==> flow/design.v <==
module alu(rs1,rs2,alu_control,funct3,funct7,zero,alu_out);
input [31:0] rs1;
input [31:0] rs2;
input [3:0] alu_control;
input [2:0] funct3;
input [6:0] funct7;
output reg zero;             
output reg[31:0] alu_out;
always @(*)begin
	alu_out=0;
	zero=0;
	case(alu_control)
		4'b0000:begin 
			case(funct3)
				0:begin
					if(funct7==7'b0000000)begin 
						alu_out=rs1+rs2;
					end
					else begin 
						alu_out=rs1-rs2;
					end
				end
				1:begin
					alu_out=rs1<<rs2[4:0];
				end
				2:begin
					alu_out=($signed(rs1) < $signed(rs2))?1:0;
				end
				3:begin
					alu_out=(rs1<rs2)?1:0;
				end
				4:begin
					alu_out=rs1^rs2;
				end
				5:begin
					if(funct7==7'b0000000)begin
						alu_out=rs1>>rs2[4:0];
					end
					else begin
						alu_out=$signed(rs1)>>>rs2[4:0];
					end
				end
				6:begin
					alu_out=rs1|rs2;
				end
				default:begin
					alu_out=rs1&rs2;
				end
			endcase
		end
		4'b0001:begin 
			alu_out=rs1+rs2;
		end
		4'b0010:begin 
			case(funct3)
				0:begin
					alu_out=rs1+rs2;
				end
				1:begin
					alu_out=rs1<<rs2[4:0];
				end
				2:begin
					alu_out=($signed(rs1)<$signed(rs2))?1:0;
				end
				3:begin
					alu_out=(rs1<rs2)?1:0;
				end
				4:begin
					alu_out=rs1^rs2;
				end
				5:begin
					if(rs2[11:5]==7'b0000000)begin
						alu_out=rs1>>rs2[4:0];
					end
					else begin
						alu_out=$signed(rs1)>>>rs2[4:0];
					end
				end
				6:begin
					alu_out=rs1|rs2;
				end
				default:begin
					alu_out=rs1&rs2;
				end
			endcase
		end
		4'b0011:begin 
			alu_out=rs1+rs2;
		end
		4'b0100:begin 
			case(funct3)
				0:zero=(rs1==rs2);
				1:zero=(rs1!=rs2);
				4:zero=($signed(rs1)<$signed(rs2));
				5:zero=($signed(rs1)>=$signed(rs2));
				6:zero=(rs1<rs2);
				7:zero=(rs1>=rs2);
				default:zero=0;
			endcase
		end
		4'b0101:begin 
			alu_out=rs2;
		end
		4'b0110:begin 
			alu_out=rs1+rs2;
		end
		default:begin
			alu_out=0;
			zero=0;
		end
	endcase
end
endmodule
module decoder(instr_out,control_signal);
input [31:0] instr_out;
output reg [13:0] control_signal;
always @(*) begin
case (instr_out[6:0])
	7'b0110011:begin 
		control_signal=14'b0000_1100_00_0001;
		end
	7'b0000011:begin 
		control_signal=14'b0001_1110_00_1000;
		end
	7'b0010011:begin 
		control_signal=14'b0010_1100_00_1001;
		end
	7'b0100011:begin 
		control_signal=14'b0011_0101_00_1000;
		end
	7'b1100011:begin 
		control_signal=14'b0100_0100_11_0000;
		end
	7'b0110111:begin 
		control_signal=14'b0101_1111_00_1111;
		end
	7'b1100111:begin 
		control_signal=14'b0110_1011_10_1011;
		end
	7'b0010111:begin 
		control_signal=14'b0111_1100_00_0111;
		end
	7'b1101111:begin 
		control_signal=14'b1000_1000_01_0011;
		end
	default:
		control_signal=14'b0000_0000_00_0000;
endcase
end
endmodule
module immgen(instr,imm);
input [31:0] instr;
output reg [31:0]imm;
always@(*)begin
	case(instr[6:0])
		7'b0000011,7'b0010011,7'b1100111:begin           
			if(instr[31]==1)begin 
				imm={{20{1'b1}},instr[31:20]};
			end
			else begin
				imm={{20{1'b0}},instr[31:20]};
			end
		end
		7'b0100011:begin 
			if(instr[31]==1)begin
				imm = {{20{1'b1}} , instr[31:25] , instr[11:7]};
			end
			else begin
				imm = {{20{1'b0}} , instr[31:25] , instr[11:7]};
			end
		end
		7'b1100011:begin  
			if(instr[31]==1)begin
				imm = {{19{1'b1}} , instr[31] , instr[7] , instr[30:25] , instr[11:8],1'b0};
			end
			else begin
				imm = {{19{1'b0}} , instr[31] , instr[7] , instr[30:25] , instr[11:8],1'b0};
			end
		end
		7'b0010111,7'b0110111:begin 
			imm={instr[31:12],{12{1'b0}}};
		end
		7'b1101111:begin 
			if(instr[31]==1)begin
				imm = {{11{1'b1}} , instr[31] , instr[19:12] , instr[20] , instr[30:21] , 1'b0};
			end
			else begin
				imm = {{11{1'b0}} , instr[31] , instr[19:12] , instr[20] , instr[30:21] , 1'b0};
			end
		end
		default:begin
			imm=0;
		end
	endcase
end
endmodule
module regfile(clk,rs1_addr,rs2_addr,rd_addr,reg_wrt,rd_data,rs1_data,rs2_data);
input clk;
input [4:0] rs1_addr;
input [4:0] rs2_addr;
input [4:0] rd_addr;
input reg_wrt;
input [31:0] rd_data;
output reg[31:0] rs1_data;
output reg[31:0] rs2_data;
reg [31:0] r [1:31];
always@(posedge clk) begin
	rs1_data <= (rs1_addr == 5'd0) ? 32'd0 : r[rs1_addr];
	rs2_data <= (rs2_addr == 5'd0) ? 32'd0 : r[rs2_addr];
	if(reg_wrt && rd_addr != 5'd0)
		r[rd_addr] <= rd_data;
end
endmodule
module CPU(
    input             clk,
    input             rst,
    input      [31:0] data_out,
    input      [31:0] instr_out,
    output reg        instr_read,
    output reg        data_read,
    output reg [31:0] instr_addr,
    output reg [31:0] data_addr,
    output reg [3:0]  data_write,
    output reg [31:0] data_in
);
localparam S_IF  = 2'd0;
localparam S_ID  = 2'd1;
localparam S_EX  = 2'd2;
localparam S_MEM = 2'd3;
reg  [1:0]  state;
reg  [31:0] pc;
reg  [31:0] ir;
reg  [1:0]  ld_off;
wire [13:0] signal;
wire [31:0] rs1_data;
wire [31:0] rs2_data;
wire [31:0] imm;
wire [31:0] src2;
wire        zero;
wire [31:0] alu_out;
wire [31:0] pc_plus_imm;
wire [31:0] pc_plus4;
reg  [31:0] rd_data;
reg         reg_wrt;
reg  [31:0] next_pc;
reg  [31:0] ld_data;
wire [6:0] opcode = ir[6:0];
wire [2:0] funct3 = ir[14:12];
wire is_load   = (opcode == 7'b0000011);
wire is_store  = (opcode == 7'b0100011);
wire is_branch = (opcode == 7'b1100011);
wire is_jal    = (opcode == 7'b1101111);
wire is_jalr   = (opcode == 7'b1100111);
wire is_auipc  = (opcode == 7'b0010111);
decoder decoder(
.instr_out(ir),
.control_signal(signal)
);
regfile regfile(
.clk(clk),
.rs1_addr(instr_out[19:15]),
.rs2_addr(instr_out[24:20]),
.rd_addr(ir[11:7]),
.reg_wrt(reg_wrt),
.rd_data(rd_data),
.rs1_data(rs1_data),
.rs2_data(rs2_data)
);
immgen immgen(
.instr(ir),
.imm(imm)
);
assign pc_plus4    = pc + 32'd4;
assign pc_plus_imm = pc + imm;
assign src2 = signal[3] ? imm : rs2_data;
alu alu(
.rs1(rs1_data),
.rs2(src2),
.alu_control(signal[13:10]),
.funct3(funct3),
.funct7(ir[31:25]),
.zero(zero),
.alu_out(alu_out)
);
always @(*) begin
	case (funct3)
		3'b000: begin
			case (ld_off)
				2'd0: ld_data = {{24{data_out[7]}},  data_out[7:0]};
				2'd1: ld_data = {{24{data_out[15]}}, data_out[15:8]};
				2'd2: ld_data = {{24{data_out[23]}}, data_out[23:16]};
				default: ld_data = {{24{data_out[31]}}, data_out[31:24]};
			endcase
		end
		3'b001: ld_data = ld_off[1] ? {{16{data_out[31]}}, data_out[31:16]}
		                            : {{16{data_out[15]}}, data_out[15:0]};
		3'b100: begin
			case (ld_off)
				2'd0: ld_data = {24'd0, data_out[7:0]};
				2'd1: ld_data = {24'd0, data_out[15:8]};
				2'd2: ld_data = {24'd0, data_out[23:16]};
				default: ld_data = {24'd0, data_out[31:24]};
			endcase
		end
		3'b101: ld_data = ld_off[1] ? {16'd0, data_out[31:16]} : {16'd0, data_out[15:0]};
		default: ld_data = data_out;
	endcase
end
always @(*) begin
	if ((is_branch && zero) || is_jal)
		next_pc = pc_plus_imm;
	else if (is_jalr)
		next_pc = {alu_out[31:1], 1'b0};
	else
		next_pc = pc_plus4;
end
always @(*) begin
	reg_wrt = 1'b0;
	rd_data = alu_out;
	if (state == S_MEM) begin
		reg_wrt = 1'b1;
		rd_data = ld_data;
	end else if (state == S_EX && !is_load) begin
		reg_wrt = signal[9];
		if (is_jal || is_jalr)
			rd_data = pc_plus4;
		else if (is_auipc)
			rd_data = pc_plus_imm;
	end
end
always @(*) begin
	instr_read = (state == S_IF);
	instr_addr = pc;
	data_addr  = alu_out;
	data_read  = (state == S_EX) && is_load;
	data_write = 4'b0000;
	data_in    = rs2_data;
	if (state == S_EX && is_store) begin
		case (funct3)
			3'b000: begin
				data_write = 4'b0001 << alu_out[1:0];
				data_in    = {4{rs2_data[7:0]}};
			end
			3'b001: begin
				data_write = alu_out[1] ? 4'b1100 : 4'b0011;
				data_in    = {2{rs2_data[15:0]}};
			end
			default: data_write = 4'b1111;
		endcase
	end
end
always @(posedge clk) begin
	if (rst) begin
		state <= S_IF;
		pc    <= 32'd0;
	end else begin
		case (state)
			S_IF: state <= S_ID;
			S_ID: begin
				ir    <= instr_out;
				state <= S_EX;
			end
			S_EX: begin
				ld_off <= alu_out[1:0];
				if (is_load) begin
					state <= S_MEM;
				end else begin
					pc    <= next_pc;
					state <= S_IF;
				end
			end
			default: begin
				pc    <= pc_plus4;
				state <= S_IF;
			end
		endcase
	end
end
endmodule
# From RTL to reports: CPU
# What the tools print for CPU, step after step.
# Line numbers count from 1 in the design file above.
# Library cell names are shortened.
# A cell with n/a has no value.
# inputs
top	CPU
clock	clk
library	sky130hd
lib_corner	tt_025C_1v80

# Elaborated design
# Counts by Yosys on the flattened word-level netlist (proc, flatten, opt, wreduce; memories kept). Print and check cells are left out.
# Memory sizes are those after Yosys's memory passes, which may raise the word count (mostly to a power of two), join words into wider ones and drop unused or constant bits.
# bits
register_bits	68
clocked_rd_ports_x_width	64
ramBits	992
in_bits	66
n_memories	1
# mem_list
name	size	width	read_ports	wr	line_no	text
regfile.r	31	32	2	1	206	reg [31:0] r [1:31];
# classes
logic	5
reduce_logical	24
n_cmp	4
shift	4
addsub	4
n_mux	42
n_eq	30
# op_table
op	n
32-bit two-way mux	18
32-bit parallel mux with 7-bit select	2
32-bit parallel mux with 4-bit select	2
32-bit parallel mux with 5-bit select	1
32-bit parallel mux with 2-bit select	2
14-bit parallel mux with 9-bit select	1
32-bit parallel mux with 3-bit select	1
32-bit adder	2
32-bit >= comparator	2
32-bit less-than comparator	2
32-bit by 3-bit adder with 32-bit output (second input constant)	1
32-bit subtractor	1
32-bit equality test	1
32-bit inequality test	1
32-bit AND	1
32-bit OR	1
32-bit bitwise XOR	1
32-bit by 5-bit left shift with 32-bit output	1
32-bit by 5-bit right shift with 32-bit output	1
32-bit by 5-bit >>> shifter with 32-bit output	1
8-bit parallel mux with 3-bit select	1
7-bit by 6-bit equality test with 1-bit output (second input constant)	3
7-bit equality test (second input constant)	3
16-bit two-way mux	1
7-bit by 5-bit equality test with 1-bit output (second input constant)	2
7-bit zero test	2
3-bit equality test (second input constant)	4
4-bit by 3-bit equality test with 1-bit output (second input constant)	3
# Other operator kinds: 28; their cells: 51.

# Longest topological paths
# Yosys ltp: most cells in a row. Word level: on the elaborated netlist, between registers, memories and ports. Mapped: between sequential cells and ports; inverters and the memories' decode and read muxes count.
# logic_depth
depth_word	13
ABC_AREA	0
mapped_depth	28

# Netlist
# Yosys stat after the flow's synthesis: flattened, memories mapped to cells. It holds for the ABC_AREA given above (unset counts as 0); a run with the other value may have another netlist.
# The area totals of this step are shown rounded.
# types
type	n
edfxtp_1	1026
mux4_2	499
dfxtp_1	100
mux2i_1	189
a21oi_1	347
o21ai_0	328
ha_1	114
nor2_1	353
nand2_1	349
nand3_1	217
clkbuf_1	272
mux2_2	87
o211ai_1	108
a221oi_1	87
xnor2_1	72
nor3_1	111
inv_1	142
o221ai_1	52
# Not listed: further types 95, cells in them 968.
# mapped
yosys_area_um2	67200
ff_cells	1126
cells	5421
# The figures by module come from a second, unflattened synthesis with its own total; it is not the netlist above.
# unflattened
cells_unflattened	5072
area_unflattened_um2	66600
# Rows give one instance, submodules left out.
# by_module
module	seq_area_um2	area_um2	n_inst	n_cells
regfile	31100	47400	1	2406
alu	0.0	10700	1	1556
CPU	1740	7670	1	987
immgen	0.0	547	1	79
decoder	0.0	297	1	44

# Worst setup path after synthesis
# Path of least setup slack by OpenSTA after synthesis, without wires, with an ideal clock, recovery checks aside; 20% of the period is set as input and as output delay. Where synthesis merged equal registers, the netlist keeps one of their names.
# synth_timing
path_type	flip-flop to flip-flop
start	register ir[5]
end	memory regfile.r[10][21]
arrival_time_ps	7990
tclk_ps	15000
path_buffers	7
path_slack_ps	6272
t_first_pin_ps	0
stages	24
path_delay_ps	8728
synth_period_reached_ps	8728
# "path_delay_ps" = arrival - input delay + setup time.
# "stages": output pins that drive a net of the path, with the launching flip-flop's if there is one; two outputs of one cell count as two.
# "synth_period_reached_ps" = period - worst setup slack (recovery checks aside). The figure is calculated, with input and output delays left at 20% of the set period.
# synth_via
cell_sequence	edfxtp_1 > buf_2 > buf_6 > or3b_1 > a21oi_2 > o211ai_1 > and2_1 > buf_6 > inv_2 > clkbuf_1 > buf_1 > clkbuf_1 > ha_1 > clkbuf_1 > a2111o_1 > o21bai_1 > a31oi_1 > o21ai_0 > a31o_2 > xnor2_1 > a221oi_1 > o311ai_1 > a211oi_1 > a2111oi_0
# synth_rtl
item	line_no	text
start, declared	232	reg  [31:0] ir;
start, assigned	360	ir <= instr_out;
end, declared	206	reg [31:0] r [1:31];
# Chain of elaborated cells between the ends: none given.
# Nets of the timed path that keep an RTL name, with a line that drives or declares them; the list need not be complete.
# synth_named_nets
net	line_no	text
data_addr[21]	12	case(alu_control)

# Path in the finished layout
# Path of least setup slack in the final report of stored run 1 (OpenROAD, finished layout, wires in). Where an end is a register, its clock arrival counts in the times.
# The report prints the path's times to 10 ps; the period is as set.
# layout_timing
path_type	flip-flop to output port
start	register ir[2]
end	output port data_addr[23]
stages	22
out_delay_ps	3000
tclk_ps	15000
arrival_time_ps	8330
t_first_pin_ps	700
path_slack_ps	3670
path_buffers	4
# Between the ends stands the longest chain of elaborated cells between them, by number of cells; it is not shown to be the way that was timed. Of several equally long chains one is given.
# A line is the first line of the expression or statement that the cell stems from. Yosys adds cells for indexed reads and writes and turns some case tables into memories.
# layout_via
cell_sequence	edfxtp_1 > nand4bb_1 > o22ai_2 > a2111oi_2 > or2_2 > buf_4 > inv_2 > buf_4 > ha_1 > a2111o_1 > o21bai_1 > a31oi_1 > o21ai_0 > buf_4 > a31o_2 > a31oi_1 > xnor2_1 > nand2_1 > o211ai_1 > a221oi_1 > nand2_1 > clkdlybuf4s50_1
elab_chain_len	8
cells_between	36
cone_classes	2 x add/sub; 14 x eq/ne; 3 x shift; 9 x mux; 3 x logic; 5 x reduce/logical
# layout_rtl
item	line_no	text
start, declared	232	reg  [31:0] ir;
start, assigned	360	ir <= instr_out;
7-bit by 5-bit equality test with 1-bit output	155	case(instr[6:0])
2-bit OR reduction	155
32-bit parallel mux with 5-bit select	155
32-bit two-way mux	275	assign src2 = signal[3] ? imm : rs2_data;
32-bit subtractor	20	alu_out=rs1-rs2;
32-bit two-way mux	16	if(funct7==7'b0000000)begin
32-bit parallel mux with 7-bit select	14	case(funct3)
32-bit parallel mux with 4-bit select	12	case(alu_control)
end, declared	222	output reg [31:0] data_addr,

==> runs of CPU <==
2 stored runs of CPU in the flow (synthesis by Yosys, layout by OpenROAD, sky130hd cells), in arbitrary order. Constraints: input delay and output delay 20% of the set period each, output load 0.01 pF.
By "period_less_ws_ps" is meant the clock period of the run minus its worst setup slack. This is arithmetic on one report: input and output delays are still those of the set period (20% each).
"worst_path_ps" means the part of the period allowed to the worst setup path (the constraints hold back 20% at inputs and 20% at outputs) less its slack; where the path has registers, the arrival times of their clocks count too.
"design_power_w" rests on the timing tool's default activity at the inputs, not on a simulated workload.
"worst_path_ps" is given in steps of 10 ps.
Measured values are rounded.

Stored run 1, flow files:
==> flow/run.sh <==
#!/bin/bash
# the make line also repeats the synthesis and layout settings of config.mk as NAME=value (left out here)
make -C /OpenROAD-flow-scripts/flow DESIGN_CONFIG=/design/flow/config.mk WORK_HOME=/design/flow/orfs CLKGATE_MAP_FILE= finish
==> flow/config.mk <==
export PLATFORM = sky130hd
export DESIGN_NAME = CPU
export DESIGN_NICKNAME = CPU
export VERILOG_FILES = /design/flow/design.v
export SDC_FILE = /design/flow/constraint.sdc
export NUM_CORES = 4
export LEC_CHECK = 0
export CAP_MARGIN = 20
export CORE_MARGIN = 2
export CORE_UTILIZATION = 45
export SLEW_MARGIN = 20
==> flow/constraint.sdc <==
create_clock -name core_clock -period 15.0 [get_ports {clk}]
set_input_delay 3.0000 -clock core_clock [delete_from_list [all_inputs] [get_ports {clk}]]
set_output_delay 3.0000 -clock core_clock [all_outputs]
set_load 0.01 [all_outputs]

==> results of stored run 1, as CSV <==
result,value
synth_chip_area_um2,67200
period_less_ws_ps,11331
final_util_pct,51.1
die_um2,153000
worst_path_ps,8330
critical_path_kind,"flip-flop to output port"
timing.setup.ws_ps,3670
design_power_w,0.00868

Stored run 2, flow files:
==> flow/run.sh <==
#!/bin/bash
# the make line also repeats the synthesis and layout settings of config.mk as NAME=value (left out here)
make -C /OpenROAD-flow-scripts/flow DESIGN_CONFIG=/design/flow/config.mk WORK_HOME=/design/flow/orfs CLKGATE_MAP_FILE= finish
==> flow/config.mk <==
export PLATFORM = sky130hd
export DESIGN_NAME = CPU
export DESIGN_NICKNAME = CPU
export VERILOG_FILES = /design/flow/design.v
export SDC_FILE = /design/flow/constraint.sdc
export NUM_CORES = 4
export LEC_CHECK = 0
export CAP_MARGIN = 20
export CORE_MARGIN = 2
export CORE_UTILIZATION = 45
export PLACE_DENSITY_LB_ADDON = 0.25
export SLEW_MARGIN = 35
==> flow/constraint.sdc <==
create_clock -name core_clock -period 15.0 [get_ports {clk}]
set_input_delay 3.0000 -clock core_clock [delete_from_list [all_inputs] [get_ports {clk}]]
set_output_delay 3.0000 -clock core_clock [all_outputs]
set_load 0.01 [all_outputs]

==> results of stored run 2, as CSV <==
result,value
synth_chip_area_um2,67200
period_less_ws_ps,11546
final_util_pct,51.3
die_um2,153000
worst_path_ps,8550
critical_path_kind,"flip-flop to output port"
timing.setup.ws_ps,3450
design_power_w,0.00869
